==> flow/design.v <==
module count_fifo #(   
    parameter DATA_WIDTH = 8,
    parameter FIFO_DEPTH = 4
) (
    input logic clk,
    input logic rst,
    input logic wr_en,
    input logic rd_en,
    input logic [DATA_WIDTH-1:0] wdata,
    output logic [DATA_WIDTH-1:0] rdata,
    output logic full,
    output logic empty
);
  localparam ADDR_WIDTH = $clog2(FIFO_DEPTH);
  logic [DATA_WIDTH-1:0] fifo_mem[FIFO_DEPTH];
  logic [ADDR_WIDTH-1:0] write_ptr, read_ptr;
  logic [ADDR_WIDTH:0] fifo_count;
  always_ff @(posedge clk) begin
    if (rst) begin
      write_ptr  <= 0;
      read_ptr   <= 0;
      fifo_count <= 0;
    end else begin
      case ({
        wr_en, rd_en
      })
        2'b10:   fifo_count <= fifo_count + 1;
        2'b01:   fifo_count <= fifo_count - 1;
        default: fifo_count <= fifo_count;
      endcase
      if (wr_en && !full) begin
        fifo_mem[write_ptr] <= wdata;
        write_ptr <= write_ptr + 1;
      end
      if (rd_en && !empty) begin
        rdata <= fifo_mem[read_ptr];
        read_ptr <= read_ptr + 1;
      end
    end
  end
  assign full  = (fifo_count == FIFO_DEPTH);
  assign empty = (fifo_count == 0);
endmodule
module le_fifo #(
    parameter DATA_WIDTH = 8,
    parameter FIFO_DEPTH = 4
) (
    input logic clk,
    input logic rst,
    input logic wr_en,
    input logic rd_en,
    input logic [DATA_WIDTH-1:0] wdata,
    output logic [DATA_WIDTH-1:0] rdata,
    output logic full,
    output logic empty
);
  localparam ADDR_WIDTH = $clog2(FIFO_DEPTH);
  logic [DATA_WIDTH-1:0] fifo_mem[FIFO_DEPTH];
  logic [ADDR_WIDTH-1:0] write_ptr, read_ptr;
  always_ff @(posedge clk) begin
    if (rst) begin
      write_ptr <= 0;
      read_ptr  <= 0;
    end else begin
      if (wr_en && !full) begin
        fifo_mem[write_ptr] <= wdata;
        write_ptr <= write_ptr + 1;
      end
      if (rd_en && !empty) begin
        rdata <= fifo_mem[read_ptr];
        read_ptr <= read_ptr + 1;
      end
    end
  end
  assign full  = ((write_ptr + 1'b1) == read_ptr);
  assign empty = (write_ptr == read_ptr);
endmodule
module wbit_fifo #(
    parameter DATA_WIDTH = 8,
    parameter FIFO_DEPTH = 4
) (
    input logic clk,
    input logic rst,
    input logic wr_en,
    input logic rd_en,
    input logic [DATA_WIDTH-1:0] wdata,
    output logic [DATA_WIDTH-1:0] rdata,
    output logic full,
    output logic empty
);
  localparam ADDR_WIDTH = $clog2(FIFO_DEPTH);
  logic [DATA_WIDTH-1:0] fifo_mem[FIFO_DEPTH];
  logic [ADDR_WIDTH:0] write_ptr, read_ptr;
  logic wrap_around;
  always_ff @(posedge clk) begin
    if (rst) begin
      write_ptr <= 0;
      read_ptr  <= 0;
    end else begin
      if (wr_en && !full) begin
        fifo_mem[write_ptr[ADDR_WIDTH-1:0]] <= wdata;
        write_ptr <= write_ptr + 1;
      end
      if (rd_en && !empty) begin
        rdata <= fifo_mem[read_ptr[ADDR_WIDTH-1:0]];
        read_ptr <= read_ptr + 1;
      end
    end
  end
  assign wrap_around = (write_ptr[ADDR_WIDTH] ^ read_ptr[ADDR_WIDTH]);
  assign full = wrap_around & (write_ptr[ADDR_WIDTH-1:0] == read_ptr[ADDR_WIDTH-1:0]);
  assign empty = (write_ptr == read_ptr);
endmodule
module uart_tx #(
    parameter DATA_WIDTH = 8,
    parameter FIFO_DEPTH = 16
) (
    input logic clk_i,
    input logic rst_ni,
    input logic [15:0] baud_div_i,
    input logic tx_we_i,      
    input logic tx_en_i,      
    input logic [DATA_WIDTH-1:0] din_i,  
    output logic empty_o,   
    output logic full_o,    
    output logic tx_bit_o   
);
  localparam COUNTER_WIDTH = $clog2(DATA_WIDTH);
  logic                     rd_en;   
  logic [   DATA_WIDTH-1:0] data;   
  logic [   DATA_WIDTH-1:0] data_q;   
  logic [COUNTER_WIDTH-1:0] bit_counter;   
  logic [             15:0] baud_counter;   
  typedef enum logic [1:0] {
    IDLE,            
    SENDING_START,   
    SENDING_DATA,    
    SENDING_STOP     
  } state_t;
  state_t state, next_state;
  wbit_fifo #(
      .DATA_WIDTH(DATA_WIDTH),
      .FIFO_DEPTH(FIFO_DEPTH)
  ) tx_buffer (
      .clk  (clk_i),
      .rst  (!rst_ni),
      .wr_en(tx_we_i),
      .rd_en(rd_en),
      .wdata(din_i),
      .rdata(data),
      .full (full_o),
      .empty(empty_o)
  );
  always_comb begin
    next_state = state;
    rd_en = 1'b0;   
    unique case (state)
      IDLE: begin
        if (tx_en_i && !empty_o) begin
          rd_en = 1'b1;
          next_state = SENDING_START;
        end
      end
      SENDING_START: begin
        if (baud_counter == baud_div_i - 1) begin
          next_state = SENDING_DATA;
        end
      end
      SENDING_DATA: begin
        if (baud_counter == baud_div_i - 1 && bit_counter == DATA_WIDTH - 1) begin
          next_state = SENDING_STOP;
        end
      end
      SENDING_STOP: begin
        if (baud_counter == baud_div_i - 1) begin
          if (tx_en_i && !empty_o) begin
            rd_en = 1'b1;
            next_state = SENDING_START;
          end else begin
            next_state = IDLE;
          end
        end
      end
    endcase
    case (state)
      IDLE:          tx_bit_o = 1'b1;
      SENDING_START: tx_bit_o = 1'b0;
      SENDING_DATA:  tx_bit_o = data_q[bit_counter];
      SENDING_STOP:  tx_bit_o = 1'b1;
      default:       tx_bit_o = 1'b1;
    endcase
  end
  always_ff @(posedge clk_i or negedge rst_ni) begin
    if (!rst_ni) begin
      state <= IDLE;
      baud_counter <= 0;
      bit_counter <= 0;
      data_q <= '1;
    end else begin
      state <= next_state;
      if (state == IDLE) begin
        baud_counter <= 0;
      end else if (baud_counter == baud_div_i - 1) begin
        baud_counter <= 0;
      end else begin
        baud_counter <= baud_counter + 1;
      end
      if (baud_counter == baud_div_i - 1) begin
        case (state)
          IDLE: begin
            bit_counter <= 0;
          end
          SENDING_START: begin
            bit_counter <= 0;
            data_q <= data;
          end
          SENDING_DATA: begin
            if (bit_counter < DATA_WIDTH - 1) begin
              bit_counter <= bit_counter + 1;
            end
          end
          SENDING_STOP: begin
            bit_counter <= 0;
          end
          default: ;
        endcase
      end
    end
  end
endmodule
module uart_rx #(
    parameter DATA_WIDTH = 8,
    parameter FIFO_DEPTH = 16
) (
    input logic        clk_i,        
    input logic        rst_ni,       
    input logic [15:0] baud_div_i,   
    input logic        rx_re_i,      
    input logic        rx_en_i,      
    input logic        rx_bit_i,     
    output logic [DATA_WIDTH-1:0] dout_o,   
    output logic                  full_o,   
    output logic                  empty_o   
);
  localparam COUNTER_WIDTH = $clog2(DATA_WIDTH + 1);
  logic [   DATA_WIDTH-1:0] rx_data_reg;   
  logic [COUNTER_WIDTH-1:0] bit_counter;   
  logic [             15:0] baud_counter;   
  typedef enum logic [1:0] {
    IDLE,   
    START_BIT,   
    DATA_BITS,   
    STOP_BIT   
  } state_t;
  state_t state, next_state;
  logic mid_tick;
  logic end_tick;
  logic rx_we;
  assign mid_tick = (baud_counter == (baud_div_i >> 1));
  assign end_tick = (baud_counter == baud_div_i);
  wbit_fifo #(
      .DATA_WIDTH(DATA_WIDTH),
      .FIFO_DEPTH(FIFO_DEPTH)
  ) rx_buffer (
      .clk  (clk_i),
      .rst  (!rst_ni),
      .wr_en(rx_we),
      .rd_en(rx_re_i),
      .wdata(rx_data_reg),
      .rdata(dout_o),
      .full (full_o),
      .empty(empty_o)
  );
  assign rx_we = (state == STOP_BIT) && end_tick;
  always_comb begin
    next_state = state;
    unique case (state)
      IDLE: begin
        if (rx_en_i && !rx_bit_i && !full_o) begin
          next_state = START_BIT;
        end
      end
      START_BIT: begin
        if (mid_tick) begin
          if (!rx_bit_i) begin
            next_state = DATA_BITS;
          end else begin
            next_state = IDLE;
          end
        end
      end
      DATA_BITS: begin
        if (mid_tick && bit_counter == DATA_WIDTH - 1) begin
          next_state = STOP_BIT;
        end
      end
      STOP_BIT: begin
        if (mid_tick) begin
          if (rx_bit_i == 1'b1) begin
            next_state = IDLE;
          end
        end
      end
    endcase
  end
  always_ff @(posedge clk_i or negedge rst_ni) begin
    if (!rst_ni) begin
      state    <= IDLE;
      baud_counter <= '0;
      bit_counter <= '0;
      rx_data_reg <= '0;
    end else begin
      state <= next_state;
      if (state == IDLE || end_tick) begin
        baud_counter <= '0;
      end else begin
        baud_counter <= baud_counter + 1'b1;
      end
      if (mid_tick) begin
        if (state == DATA_BITS) begin
          rx_data_reg[bit_counter] <= rx_bit_i;
          if (bit_counter < DATA_WIDTH - 1) begin
            bit_counter <= bit_counter + 1'b1;
          end
        end else if (state == START_BIT) begin
          bit_counter <= '0;
        end
      end
    end
  end
endmodule
module uart #(
    parameter DATA_WIDTH = 8,
    parameter FIFO_DEPTH = 16
) (
    input  logic        clk_i,        
    input  logic        rst_ni,       
    input  logic        stb_i,        
    input  logic [ 1:0] adr_i,        
    input  logic [ 3:0] byte_sel_i,   
    input  logic        we_i,         
    input  logic [31:0] dat_i,        
    output logic [31:0] dat_o,        
    input  logic        uart_rx_i,    
    output logic        uart_tx_o     
);
  logic                                                                                                               [          15:0] baud_div_reg;   
  logic                                                                                                                                tx_en_reg;   
  logic                                                                                                                                rx_en_reg;   
  logic                                                                                                                                tx_full_o;   
  logic                                                                                                                                tx_empty_o;   
  logic                                                                                                                                rx_full_o;   
  logic                                                                                                                                rx_empty_o;   
  logic                                                                                                                                rx_frame_error;   
  logic                                                                                                                                tx_we_o;   
  logic                                                                                                                                rx_re_o;   
  logic                                                                                                               [DATA_WIDTH-1:0] dout_o;   
  logic                                                                                                               [          31:0] rdata;
  logic                                                                                                                                rd_state;
  assign rx_frame_error = 1'b0;
  enum logic [1:0] {UART_BAUD_ADDR = 2'b00, UART_CTRL_ADDR = 2'b01, UART_STATUS_ADDR = 2'b10, UART_DATA_ADDR = 2'b11}                  uart_reg_e;
  uart_tx #(
      .DATA_WIDTH(DATA_WIDTH),
      .FIFO_DEPTH(FIFO_DEPTH)
  ) uart_tx_inst (
      .clk_i     (clk_i),
      .rst_ni    (rst_ni),
      .baud_div_i(baud_div_reg),
      .tx_we_i   (tx_we_o),
      .tx_en_i   (tx_en_reg),
      .din_i     (dat_i[DATA_WIDTH-1:0]),
      .full_o    (tx_full_o),
      .empty_o   (tx_empty_o),
      .tx_bit_o  (uart_tx_o)
  );
  uart_rx #(
      .DATA_WIDTH(DATA_WIDTH),
      .FIFO_DEPTH(FIFO_DEPTH)
  ) uart_rx_inst (
      .clk_i     (clk_i),
      .rst_ni    (rst_ni),
      .baud_div_i(baud_div_reg),
      .rx_re_i   (rx_re_o),
      .rx_en_i   (rx_en_reg),
      .dout_o    (dout_o),
      .full_o    (rx_full_o),
      .empty_o   (rx_empty_o),
      .rx_bit_i  (uart_rx_i)
  );
  always_ff @(posedge clk_i) begin
    if (!rst_ni) begin
      baud_div_reg <= 16'd0;
      tx_en_reg    <= 1'b0;
      rx_en_reg    <= 1'b0;
    end else if (stb_i && we_i) begin
      unique case (adr_i)
        UART_BAUD_ADDR: begin
          if (byte_sel_i[0] || byte_sel_i[1]) baud_div_reg <= dat_i[15:0];
        end
        UART_CTRL_ADDR: begin
          if (byte_sel_i[0]) begin
            tx_en_reg <= dat_i[0];
            rx_en_reg <= dat_i[1];
          end
        end
        default: ;   
      endcase
    end
  end
  always_comb begin
    tx_we_o = 1'b0;
    rx_re_o = 1'b0;
    if (stb_i) begin
      unique case (adr_i)
        UART_DATA_ADDR: begin
          if (we_i) begin
            tx_we_o = ~tx_full_o;
          end else begin
            rx_re_o = ~rx_empty_o;
          end
        end
        default: ;
      endcase
    end
  end
  always_ff @(posedge clk_i) begin
    if (!rst_ni) begin
      rdata <= '0;
      rd_state <= '0;
    end else begin
      rdata <= rdata;
      rd_state <= stb_i && adr_i == UART_DATA_ADDR && !we_i && !rx_empty_o;
      if (stb_i) begin
        unique case (adr_i)
          UART_BAUD_ADDR:   rdata <= {16'b0, baud_div_reg};
          UART_CTRL_ADDR:   rdata <= {29'b0, rx_en_reg, tx_en_reg};
          UART_STATUS_ADDR: rdata <= {27'b0, rx_frame_error, rx_empty_o, rx_full_o, tx_empty_o, tx_full_o};
          default:          rdata <= '0;
        endcase
      end
    end
  end
  assign dat_o = rd_state ? {{(32 - DATA_WIDTH) {1'b0}}, dout_o} : rdata;
endmodule
# ---- Reports on uart
# The steps from the RTL of uart to its reports follow in flow order.
# Line numbers count from 1 in the design file above.
# Operators carry their Yosys type and port widths (W data, S select, Z words).
# Cell names lack the library's common part.
# Not given: n/a
dict set report setup {
  design {uart}
  clk_port {clk_i}
  lib {sky130hd}
  lib_corner {tt_025C_1v80}
}

# ---- After elaboration
# Source: Yosys, flattened and elaborated, memories not mapped. Widths are those after wreduce. Registers that Yosys merges into a memory's read port (data or address) are not register bits. Print and check cells do not count.
# Memory sizes are those after Yosys's memory passes, which may raise the word count (mostly to a power of two), join words into wider ones and drop unused or constant bits.
dict set report word_totals {
  ram_bits 256
  in_bits 43
  latchBits 0
  register_bits 130
  memories 2
  romBits 0
  clocked_rd_ports_x_width 16
  out_inout_bits 33
}
# memory size word_bits rd write_ports line_no
set memory_table {}
lappend memory_table {uart_rx_inst.rx_buffer.fifo_mem 16 8 1 1 92} ;# logic [DATA_WIDTH-1:0] fifo_mem[FIFO_DEPTH];
lappend memory_table {uart_tx_inst.tx_buffer.fifo_mem 16 8 1 1 92}
dict set report op_classes {
  shift 3
  reduce_logical 40
  bitwise 9
  n_mul 0
  n_div 0
  muxes 45
  n_eq 29
  n_addsub 10
  compare 2
}
# operator n
set op_table {}
lappend op_table {{$pmux W16 S3} 1}
lappend op_table {{$mux W16} 3}
lappend op_table {{$add A16 B1 Y16 const B} 2}
lappend op_table {{$eq A16 B32 Y1} 1}
lappend op_table {{$mux W32} 1}
lappend op_table {{$mux W8} 4}
lappend op_table {{$mux W4} 7}
lappend op_table {{$add A5 B1 Y5 const B} 4}
lappend op_table {{$mux W2} 10}
lappend op_table {{$ne A2 B1 Y1 const B} 9}
lappend op_table {{$sub A16 B1 Y17 const B} 1}
lappend op_table {{$eq A16 B15 Y1} 1}
lappend op_table {{$eq A16 B16 Y1} 1}
lappend op_table {{$pmux W2 S4} 2}
lappend op_table {{$logic_and A1 B1 Y1} 14}
lappend op_table {{$mux W1} 13}
lappend op_table {{$eq A2 B2 Y1 const B} 6}
lappend op_table {{$reduce_and A3 Y1} 4}
lappend op_table {{$eq A5 B5 Y1} 2}
lappend op_table {{$shift A1 B5 Y8} 1}
lappend op_table {{$shift A1 B5 Y8 const A} 1}
lappend op_table {{$reduce_and A2 Y1} 4}
lappend op_table {{$eq A4 B4 Y1} 2}
lappend op_table {{$shiftx A8 B3 Y1} 1}
lappend op_table {{$and A8 B8 Y8} 1}
lappend op_table {{$or A8 B8 Y8} 1}
lappend op_table {{$not A8 Y8} 1}
lappend op_table {{$logic_not A1 Y1} 6}
# Other operator kinds: 22; their cells: 34.

# ---- Depth
# Longest topological path by Yosys (ltp), each cell counted once; first at word level (registers and memories cut), then after technology mapping (sequential cells cut; the memories' decode and read muxes count).
dict set report logic_depth {
  depth_word 9
  ABC_AREA 0
  ltp_mapped 14
}

# ---- Synthesis result
# The flow's flattened synthesis, as Yosys stat reports it; memories are mapped. The netlist is that of the ABC_AREA named above (0 if unset); the other value can give another one.
# The area totals of this step are shown rounded.
dict set report synth_totals {
  ffs 390
  cells 1211
  sequential_area_um2 10900
  yosys_area_um2 17200
}
# cell_type n area_total_um2
set by_type {}
lappend by_type {edfxtp_1 272 8.17E+03}
lappend by_type {mux4_2 82 1.85E+03}
lappend by_type {dfrtp_1 53 1.33E+03}
lappend by_type {dfxtp_1 55 1.1E+03}
lappend by_type {xnor2_1 67 586.813}
lappend by_type {nand2_1 93 349.085}
lappend by_type {nor2_1 84 315.302}
lappend by_type {xor2_1 31 271.51}
lappend by_type {dfstp_2 10 262.752}
lappend by_type {ha_1 20 250.24}
lappend by_type {nor2b_1 36 225.216}
lappend by_type {clkbuf_1 59 221.462}
lappend by_type {mux2_2 17 191.434}
lappend by_type {nand3_1 35 175.168}
lappend by_type {a21boi_0 20 150.144}
lappend by_type {mux2i_1 15 150.144}
lappend by_type {buf_4 19 142.637}
lappend by_type {nand4_1 22 137.632}
# Other cell types: 42; their cells: 221.
# By module: a second synthesis without flattening, with its own total; a netlist apart from the flattened one above.
dict set report hier_totals {
  cells_unflattened 1260
  area_unflattened_um2 17900
}
# Each row is one instance without its submodules.
# module area_um2 cells n_inst
set modules {}
lappend modules {wbit_fifo 5990 315 2}
lappend modules {uart_tx 2130 223 1}
lappend modules {uart_rx 1980 208 1}
lappend modules {uart 1770 199 1}

# ---- Worst setup path after synthesis
# OpenSTA on the mapped netlist: ideal clock, no wires. The path of least setup slack (recovery checks aside). Input and output delay are each 20% of the period. Register names are those of the netlist, which keeps one name where synthesis merged equal registers.
dict set report synth_timing {
  path_kind {input to register}
  from {input adr_i[1]}
  to {memory uart_tx_inst.tx_buffer.fifo_mem[0][0]}
  period_ns 10.0
  delay_ns 1.770
  setup_time_ns 0.370
  t_arrival_ns 3.400
  setup_slack_ns 6.230
  input_delay_ns 2.000
  path_stages 5
  n_path_buf 1
  period_less_setup_slack_ns 3.77
}
# "delay_ns" = arrival - input delay + setup time.
# "path_stages": output pins that drive a net of the path, with the launching flip-flop's if there is one; two outputs of one cell count as two.
# "period_less_setup_slack_ns" is the clock period less the worst setup slack; recovery checks do not enter. This is arithmetic on one report: input and output delays are still those of the set period (20% each).
# The rows between start and end are the longest chain of elaborated cells between them; the timing report does not say that the signal goes this way. Where chains are equally long, one stands for them.
# Each line given opens the expression or statement behind the cell; cells for indexed reads and writes are added by Yosys, which also makes memories of some case tables.
# The path ends at the enable pin of a flip-flop; only ways to that pin are counted.
dict set report synth_via {
  cell_sequence {clkbuf_1 > and3_1 > o211ai_1 > or3_1 > nor2_1}
  elab_chain_len 6
  cone_cells 8
}
# element line_no
set synth_lines {}
lappend synth_lines {{start, declared} 339} ;# input  logic [ 1:0] adr_i,
lappend synth_lines {{$eq A2 B2 Y1} 414} ;# unique case (adr_i)
lappend synth_lines {{$mux W1} 414}
lappend synth_lines {{$mux W1} 413} ;# if (stb_i) begin
lappend synth_lines {{$logic_and A1 B1 Y1} 100} ;# if (wr_en && !full) begin
lappend synth_lines {{$mux W4} 100}
lappend synth_lines {{$mux W4} 96} ;# if (rst) begin
lappend synth_lines {{end, declared} 92} ;# logic [DATA_WIDTH-1:0] fifo_mem[FIFO_DEPTH];

# ---- Path in the finished layout
# Path of least setup slack in the final report of run 1 (OpenROAD, finished layout, wires in). Where an end is a register, its clock arrival counts in the times.
dict set report layout_timing {
  path_kind {register to register}
  from {register baud_div_reg[6]}
  to {register uart_tx_inst.tx_buffer.rdata[2]}
  setup_slack_ns -0.83
  setup_time_ns 0.22
  t_arrival_ns 3.91
  path_stages 12
  n_path_buf 3
  period_ns 2.67
}
# The rows between start and end are the longest chain of elaborated cells between them; the timing report does not say that the signal goes this way. Where chains are equally long, one stands for them.
dict set report layout_via {
  cell_sequence {dfxtp_2 > buf_8 > or4_4 > buf_6 > or3_4 > or4_4 > a32oi_2 > nand4b_1 > or4b_4 > buf_8 > o21ai_4 > and2_4}
  elab_chain_len 6
  cone_cells 6
}
# element line_no
set layout_lines {}
lappend layout_lines {{start, declared} 347} ;# logic ...
lappend layout_lines {{start, assigned} 392} ;# baud_div_reg <= 16'd0;
lappend layout_lines {{start, assigned} 398} ;# if (byte_sel_i[0] || byte_sel_i[1]) baud_div_reg <= dat_i[15:0];
lappend layout_lines {{$sub A16 B1 Y17} 175} ;# if (baud_counter == baud_div_i - 1) begin
lappend layout_lines {{$eq A16 B32 Y1} 175}
lappend layout_lines {{$mux W1} 175}
lappend layout_lines {{$pmux W1 S3} 157} ;# unique case (state)
lappend layout_lines {{$logic_and A1 B1 Y1} 104} ;# if (rd_en && !empty) begin
lappend layout_lines {{$reduce_and A2 Y1} n/a}
lappend layout_lines {{end, declared} 87} ;# output logic [DATA_WIDTH-1:0] rdata,

Subject: uart on sky130hd, stored results

Hello all,

Module uart, platform sky130hd: 2 stored runs of the flow (Yosys, OpenROAD) with differing settings, in no particular order. Input and output delays are each 20% of the period that was set; the output load is 0.01 pF.
"clock_period_reached_ns" = clock period - worst setup slack. The figure is calculated, with input and output delays left at 20% of the set period.
"worst_setup_path_time_ns": the worst setup path's part of the clock period (all of it between registers, 20% less for each end at a port) less its slack. A launch clock that arrives late makes it longer, a capture clock that arrives late makes it shorter.
By "final_power_uw" is meant OpenSTA's value without simulated activity: inputs other than the clock are taken to toggle once in ten clock periods, and the tool carries that through the logic.
Results are given in rounded form.

[flow] run 1: files
==> flow/run.sh <==
#!/bin/bash
# the make line also repeats the synthesis and layout settings of config.mk as NAME=value (left out here)
make -C /OpenROAD-flow-scripts/flow DESIGN_CONFIG=/design/flow/config.mk WORK_HOME=/design/flow/orfs CLKGATE_MAP_FILE= finish
==> flow/config.mk <==
export PLATFORM = sky130hd
export DESIGN_NAME = uart
export DESIGN_NICKNAME = uart
export VERILOG_FILES = /design/flow/design.v
export SDC_FILE = /design/flow/constraint.sdc
export NUM_CORES = 4
export LEC_CHECK = 0
export ABC_AREA = 0
export CAP_MARGIN = 20
export CELL_PAD_IN_SITES_GLOBAL_PLACEMENT = 3
export CORE_MARGIN = 2
export CORE_UTILIZATION = 31
export CTS_CLUSTER_DIAMETER = 322
export CTS_CLUSTER_SIZE = 95
export GPL_ROUTABILITY_DRIVEN = 0
export GPL_TIMING_DRIVEN = 0
export MAX_ROUTING_LAYER = met5
export PLACE_DENSITY_LB_ADDON = 0.24
export SETUP_SLACK_MARGIN = 0.71
export SLEW_MARGIN = 10
==> flow/constraint.sdc <==
create_clock -name core_clock -period 2.67 [get_ports {clk_i}]
set_input_delay 0.5340 -clock core_clock [delete_from_list [all_inputs] [get_ports {clk_i}]]
set_output_delay 0.5340 -clock core_clock [all_outputs]
set_load 0.01 [all_outputs]

[flow] run 1: metrics
[metrics] final_power_uw = 11200
[metrics] dieArea_um2 = 57400
[metrics] ws_setup_ns = -0.828
[metrics] tns_setup_ns = -29.2
[metrics] clock_period_reached_ns = 3.498
[metrics] fin_util_pct = 38.4
[metrics] final_stdcell_area_um2 = 21100
[metrics] synthArea_um2 = 17200
[metrics] worst_setup_path_time_ns = 3.50
[metrics] critical_path_type = register to register

[flow] run 2: files
==> flow/run.sh <==
#!/bin/bash
# the make line also repeats the synthesis and layout settings of config.mk as NAME=value (left out here)
make -C /OpenROAD-flow-scripts/flow DESIGN_CONFIG=/design/flow/config.mk WORK_HOME=/design/flow/orfs CLKGATE_MAP_FILE= finish
==> flow/config.mk <==
export PLATFORM = sky130hd
export DESIGN_NAME = uart
export DESIGN_NICKNAME = uart
export VERILOG_FILES = /design/flow/design.v
export SDC_FILE = /design/flow/constraint.sdc
export NUM_CORES = 4
export LEC_CHECK = 0
export CAP_MARGIN = 0
export CELL_PAD_IN_SITES_GLOBAL_PLACEMENT = 1
export CORE_ASPECT_RATIO = 0.81
export CORE_MARGIN = 2
export CORE_UTILIZATION = 40
export CTS_CLUSTER_DIAMETER = 69
export GPL_TIMING_DRIVEN = 0
export HOLD_SLACK_MARGIN = -0.02
export MIN_ROUTING_LAYER = met2
export SETUP_SLACK_MARGIN = 2.78
export SLEW_MARGIN = 15
export TNS_END_PERCENT = 70
==> flow/constraint.sdc <==
create_clock -name core_clock -period 10.0 [get_ports {clk_i}]
set_input_delay 2.0000 -clock core_clock [delete_from_list [all_inputs] [get_ports {clk_i}]]
set_output_delay 2.0000 -clock core_clock [all_outputs]
set_load 0.01 [all_outputs]

[flow] run 2: metrics
[metrics] final_power_uw = 3830
[metrics] dieArea_um2 = 44700
[metrics] ws_setup_ns = 5.31
[metrics] tns_setup_ns = 0.000
[metrics] clock_period_reached_ns = 4.691
[metrics] fin_util_pct = 46.4
[metrics] final_stdcell_area_um2 = 19800
[metrics] synthArea_um2 = 17200
[metrics] worst_setup_path_time_ns = 2.69
[metrics] critical_path_type = register to output

Thanks
